==> flow/design.v <==
`timescale 1ns / 1ps
module CordicMachine(
	input clk,
	input [12:0] x_0,
	input [12:0] y_0,
	input [12:0] z_0,
	input [31:0] stage,
	output reg [12:0] x_N,
	output reg [12:0] y_N,
	output reg [12:0] z_N
);
	reg [12:0] arctan [12:0];
	initial begin
	arctan[0] = 13'b0101101000000;
	arctan[1] = 13'b0011010100100;
	arctan[2] = 13'b0001110000010;
	arctan[3] = 13'b0000111001000;
	arctan[4] = 13'b0000011100100;
	arctan[5] = 13'b0000001110010;
	arctan[6] = 13'b0000000111001;
	arctan[7] = 13'b0000000011100;
	arctan[8] = 13'b0000000001110;
	arctan[9] = 13'b0000000000111;
	arctan[10] = 13'b0000000000011;
	arctan[11] = 13'b0000000000001;
	arctan[12] = 13'b0000000000000;
	end
	wire signed [12:0] x_s = x_0;
	wire signed [12:0] y_s = y_0;
	wire [12:0] x_sh = x_s >>> stage;
	wire [12:0] y_sh = y_s >>> stage;
	always @(posedge clk) begin
		if (stage != 10) begin
			x_N <= z_0[12] ? x_0 + y_sh : x_0 - y_sh;
			y_N <= z_0[12] ? y_0 - x_sh : y_0 + x_sh;
			z_N <= z_0[12] ? z_0 + arctan[stage] : z_0 - arctan[stage];
		end
	end
endmodule
`timescale 1ns / 1ps
module Cordic(
	input clk, 
	input [12:0] x_0,
	input [12:0] y_0,
	input [12:0] z_0,
	output [12:0] x_N,
	output [12:0] y_N,
	output [12:0] z_N
);
	wire [12:0] x0, y0, z0;
	wire [12:0] x1, y1, z1;
	wire [12:0] x2, y2, z2;
	wire [12:0] x3, y3, z3;
	wire [12:0] x4, y4, z4;
	wire [12:0] x5, y5, z5;
	wire [12:0] x6, y6, z6;
	wire [12:0] x7, y7, z7;
	wire [12:0] x8, y8, z8;
	wire [12:0] x9, y9, z9;
	CordicMachine C1 (.clk(clk), .x_0(x_0), .y_0(y_0), .z_0(z_0), .stage(0), .x_N(x0), .y_N(y0), .z_N(z0));
	CordicMachine C2 (.clk(clk), .x_0(x0), .y_0(y0), .z_0(z0), .stage(1), .x_N(x1), .y_N(y1), .z_N(z1));
	CordicMachine C3 (.clk(clk), .x_0(x1), .y_0(y1), .z_0(z1), .stage(2), .x_N(x2), .y_N(y2), .z_N(z2));
	CordicMachine C4 (.clk(clk), .x_0(x2), .y_0(y2), .z_0(z2), .stage(3), .x_N(x3), .y_N(y3), .z_N(z3));
	CordicMachine C5 (.clk(clk), .x_0(x3), .y_0(y3), .z_0(z3), .stage(4), .x_N(x4), .y_N(y4), .z_N(z4));
	CordicMachine C6 (.clk(clk), .x_0(x4), .y_0(y4), .z_0(z4), .stage(5), .x_N(x5), .y_N(y5), .z_N(z5));
	CordicMachine C7 (.clk(clk), .x_0(x5), .y_0(y5), .z_0(z5), .stage(6), .x_N(x6), .y_N(y6), .z_N(z6));
	CordicMachine C8 (.clk(clk), .x_0(x6), .y_0(y6), .z_0(z6), .stage(7), .x_N(x7), .y_N(y7), .z_N(z7));
	CordicMachine C9 (.clk(clk), .x_0(x7), .y_0(y7), .z_0(z7), .stage(8), .x_N(x8), .y_N(y8), .z_N(z8));
	CordicMachine C10 (.clk(clk), .x_0(x8), .y_0(y8), .z_0(z8), .stage(9), .x_N(x9), .y_N(y9), .z_N(z9));
	assign x_N = x9;
	assign y_N = y9;
	assign z_N = z9;
endmodule
# --- Tool chain data of Cordic ---
# What the tools print for Cordic, step after step.
# Lines are those of the file above, counted from 1.
# Operators: Yosys type, input widths -> output width; for muxes data width and select width s.
design:
  design: "Cordic"
  clk_port: "clk"
  lib: "sky130hd"
  pvt_corner: "tt_025C_1v80"

# --- Elaborated design ---
# Counts by Yosys on the flattened word-level netlist (proc, flatten, opt, wreduce; memories kept). Register bits leave out memories and registers merged into their read ports (data or address); mux counts leave out enables and synchronous resets folded into registers. Print and check cells are left out. Cells with the same type and inputs are merged into one.
# Memory sizes are those after Yosys's memory passes, which may raise the word count (mostly to a power of two), join words into wider ones and drop unused or constant bits.
op_classes:
  add_sub_neg: 59
  n_mux: 30
ops:
  columns: ["cell", "n"]
  rows:
  - ["$sub 13x13->13", 30]
  - ["$mux 13", 30]
  - ["$add 13x13->13", 29]
bits:
  input_bits: 40
  word_cells: 129
  output_inout_bits: 39
  mem_bits_ro: 1560
  regBits: 390
  memories: 10
memory_table:
  columns: ["name", "size", "word_bits", "read_ports", "wr", "line_no", "text"]
  rows:
  - ["C1.arctan", 13, 12, 1, 0, 12, "reg [12:0] arctan [12:0];"]
  - ["C10.arctan", 13, 12, 1, 0, 12, null]
  - ["C2.arctan", 13, 12, 1, 0, 12, null]
  - ["C3.arctan", 13, 12, 1, 0, 12, null]
  - ["C4.arctan", 13, 12, 1, 0, 12, null]
  - ["C5.arctan", 13, 12, 1, 0, 12, null]
# Further memories, not shown: 4.

# --- Longest topological paths ---
# Longest topological path by Yosys (ltp), each cell counted once; first at word level (registers and memories cut), then after technology mapping (sequential cells cut; the memories' decode and read muxes count).
depth:
  depth_word: 2
  abc_area: 0
  depth_mapped: 14
  depth_no_buf: 14

# --- Netlist ---
# The flow's flattened synthesis, as Yosys stat reports it; memories are mapped. The netlist is that of the ABC_AREA named above (0 if unset); the other value can give another one.
by_type:
  columns: ["cell_type", "n", "area_total_um2"]
  rows:
  - ["sky130_fd_sc_hd__dfxtp_1", 389, 7.79E+03]
  - ["sky130_fd_sc_hd__ha_1", 376, 4.7E+03]
  - ["sky130_fd_sc_hd__xnor2_1", 274, 2.4E+03]
  - ["sky130_fd_sc_hd__a21oi_1", 267, 1.34E+03]
  - ["sky130_fd_sc_hd__xor2_1", 122, 1.07E+03]
  - ["sky130_fd_sc_hd__nor2_1", 233, 874.589]
  - ["sky130_fd_sc_hd__inv_1", 219, 822.038]
  - ["sky130_fd_sc_hd__fa_1", 31, 620.595]
  - ["sky130_fd_sc_hd__nor3_1", 107, 535.514]
  - ["sky130_fd_sc_hd__nand2_1", 134, 502.982]
  - ["sky130_fd_sc_hd__a21o_1", 64, 480.461]
  - ["sky130_fd_sc_hd__o21ai_0", 88, 440.422]
  - ["sky130_fd_sc_hd__o21a_1", 41, 307.795]
  - ["sky130_fd_sc_hd__o21bai_1", 37, 277.766]
  - ["sky130_fd_sc_hd__mux2i_1", 25, 250.24]
  - ["sky130_fd_sc_hd__nor2b_1", 36, 225.216]
  - ["sky130_fd_sc_hd__o211ai_1", 24, 180.173]
  - ["sky130_fd_sc_hd__mux2_2", 15, 168.912]
# Other cell types: 61; their cells: 393.
synth_totals:
  stdcells: 2875
  n_buf: 41
  ffs: 389
  seq_area_um2: 7787.5
  synth_area_um2: 25876.1
# The figures by module come from a second, unflattened synthesis with its own total; it is not the netlist above.
unflattened:
  cells_unflattened: 5992
  hier_area_um2: 52620.5
# Rows give one instance, submodules left out.
by_module:
  columns: ["module", "instances", "area_um2", "seq_area_um2", "n_cells"]
  rows:
  - ["CordicMachine", 10, 5261.3, 1171.1, 599]
  - ["Cordic", 1, 7.5, 0.0, 2]

# --- Path before layout ---
# Source: OpenSTA report_checks on the synthesized netlist (no wires, ideal clock, input and output delay 20% of the period each), path of least setup slack; recovery checks are left aside. Register names are those of the netlist, which keeps one name where synthesis merged equal registers.
synth_path:
  path_type: "reg2reg"
  start: "reg C2.z_N[12]"
  end: "reg C3.x_N[11]"
  path_buffers: 2
  period_ns: 3.2
  arrival_ns: 2.782
  delay_ns: 2.900
  setup_ns: 0.118
  path_stages: 12
  t_required_ns: 3.082
  slack_ns: 0.300
  t_first_pin_ns: 0.000
  period_less_setup_slack_ns: 2.9
# "delay_ns" is the arrival time less input delay plus setup time.
# "path_stages" counts driving pins, that of a launching flip-flop among them; a cell with two outputs on the path counts twice.
# "period_less_setup_slack_ns" is the clock period less the worst setup slack; recovery checks do not enter. This is arithmetic on one report: input and output delays are still those of the set period (20% each).
# Between the ends stands the longest chain of elaborated cells between them, by number of cells; it is not shown to be the way that was timed. Of several equally long chains one is given.
# A line is the first line of the expression or statement that the cell stems from. Yosys adds cells for indexed reads and writes and turns some case tables into memories.
synth_via:
  path_cell_list: "sky130_fd_sc_hd__dfxtp_1 > sky130_fd_sc_hd__clkbuf_1 > sky130_fd_sc_hd__clkbuf_1 > sky130_fd_sc_hd__mux2_2 > sky130_fd_sc_hd__ha_1 > sky130_fd_sc_hd__a21oi_1 > sky130_fd_sc_hd__o211ai_1 > sky130_fd_sc_hd__a31oi_1 > sky130_fd_sc_hd__nor2b_1 > sky130_fd_sc_hd__o21a_1 > sky130_fd_sc_hd__o41a_1 > sky130_fd_sc_hd__xor2_1"
  elab_chain_cells: 1
  cells_between: 1
  lines_between: 1
  classes_between: "1 x mux"
synth_rtl:
  columns: ["element", "line_no", "text"]
  rows:
  - ["from (decl)", 10, "output reg [12:0] z_N"]
  - ["from (assign)", 36, "z_N <= z_0[12] ? z_0 + arctan[stage] : z_0 - arctan[stage];"]
  - ["$mux 13", 34, "x_N <= z_0[12] ? x_0 + y_sh : x_0 - y_sh;"]
  - ["to (assign)", 34, null]
  - ["to (decl)", 8, "output reg [12:0] x_N,"]

# --- Path in the finished layout ---
# Path of least setup slack in the final report of run A (OpenROAD, finished layout, wires in). Where an end is a register, its clock arrival counts in the times.
layout_path:
  path_type: "reg2reg"
  start: "reg C9.y_N[9]"
  end: "reg C10.x_N[12]"
  slack_ns: 0.10
  arrival_ns: 3.48
  setup_ns: 0.11
  t_first_pin_ns: 0.59
  period_ns: 3.11
  path_stages: 12
  path_buffers: 0
  t_required_ns: 3.58
# Between the ends stands the longest chain of elaborated cells between them, by number of cells; it is not shown to be the way that was timed. Of several equally long chains one is given.
layout_via:
  path_cell_list: "sky130_fd_sc_hd__dfxtp_1 > sky130_fd_sc_hd__inv_1 > sky130_fd_sc_hd__ha_1 > sky130_fd_sc_hd__mux2_2 > sky130_fd_sc_hd__fa_1 > sky130_fd_sc_hd__a21oi_1 > sky130_fd_sc_hd__o21ai_1 > sky130_fd_sc_hd__o41a_1 > sky130_fd_sc_hd__a211o_1 > sky130_fd_sc_hd__nor3_1 > sky130_fd_sc_hd__a21oi_1 > sky130_fd_sc_hd__xnor2_1"
  elab_chain_cells: 2
  cells_between: 3
  lines_between: 1
  classes_between: "2 x add/sub; 1 x mux"
layout_rtl:
  columns: ["element", "line_no", "text"]
  rows:
  - ["from (decl)", 9, "output reg [12:0] y_N,"]
  - ["from (assign)", 35, "y_N <= z_0[12] ? y_0 - x_sh : y_0 + x_sh;"]
  - ["$sub 13x13->13", 34, "x_N <= z_0[12] ? x_0 + y_sh : x_0 - y_sh;"]
  - ["$mux 13", 34, null]
  - ["to (assign)", 34, null]
  - ["to (decl)", 8, "output reg [12:0] x_N,"]

# Cordic through Yosys and OpenROAD on sky130hd: 4 stored runs, unordered, with their settings and measured results. The constraints put input and output delay at 20% of the set period each and load the outputs with 0.01 pF.
# "critical_path_time_ns" means the part of the period allowed to the worst setup path (the constraints hold back 20% at inputs and 20% at outputs) less its slack; where the path has registers, the arrival times of their clocks count too.
runs:
  - name: "run A"
    settings:
      CORE_UTILIZATION: 53
      period_ns: 3.11
      CAP_MARGIN: 20
      CORE_MARGIN: 2
      SLEW_MARGIN: 20
    results:
      critical_path_time_ns: 3.01
      worstPathKind: "reg2reg"
      worstSetupSlack_ns: 0.100
      synth_area_um2: 25876.1
      setup_tns_ns: 0.000
      ws_hold_ns: 0.325
      dieArea_um2: 50607.0
      finalUtil_pct: 61.1
  - name: "run B"
    settings:
      ABC_AREA: 1
      CAP_MARGIN: 5
      CORE_MARGIN: 5
      CORE_UTILIZATION: 40
      CTS_CLUSTER_DIAMETER: 23
      HOLD_SLACK_MARGIN: 0.16
      SETUP_SLACK_MARGIN: -0.09
      SLEW_MARGIN: 0
      period_ns: 2.5
    results:
      critical_path_time_ns: 2.43
      worstPathKind: "reg2reg"
      worstSetupSlack_ns: 0.073
      synth_area_um2: 28796.4
      setup_tns_ns: 0.000
      ws_hold_ns: 0.259
      dieArea_um2: 77456.5
      finalUtil_pct: 50.4
  - name: "run C"
    settings:
      CAP_MARGIN: 25
      CELL_PAD_IN_SITES_GLOBAL_PLACEMENT: 1
      CORE_MARGIN: 5
      CTS_CLUSTER_DIAMETER: 107
      GPL_ROUTABILITY_DRIVEN: 0
      period_ns: 3.2
      CORE_UTILIZATION: 40
      SLEW_MARGIN: 20
    results:
      critical_path_time_ns: 3.03
      worstPathKind: "reg2reg"
      worstSetupSlack_ns: 0.174
      synth_area_um2: 25876.1
      setup_tns_ns: 0.000
      ws_hold_ns: 0.306
      dieArea_um2: 69875.6
      finalUtil_pct: 46.5
  - name: "run D"
    settings:
      CAP_MARGIN: 25
      CELL_PAD_IN_SITES_GLOBAL_PLACEMENT: 0
      CORE_ASPECT_RATIO: 1.71
      CORE_MARGIN: 5
      CORE_UTILIZATION: 38
      CTS_CLUSTER_DIAMETER: 197
      GPL_ROUTABILITY_DRIVEN: 1
      GPL_TIMING_DRIVEN: 0
      MIN_ROUTING_LAYER: "met2"
      period_ns: 3.2
      SLEW_MARGIN: 20
    results:
      critical_path_time_ns: 3.11
      worstPathKind: "reg2reg"
      worstSetupSlack_ns: 0.093
      synth_area_um2: 25876.1
      setup_tns_ns: 0.000
      ws_hold_ns: 0.324
      dieArea_um2: 73603.1
      finalUtil_pct: 44.0
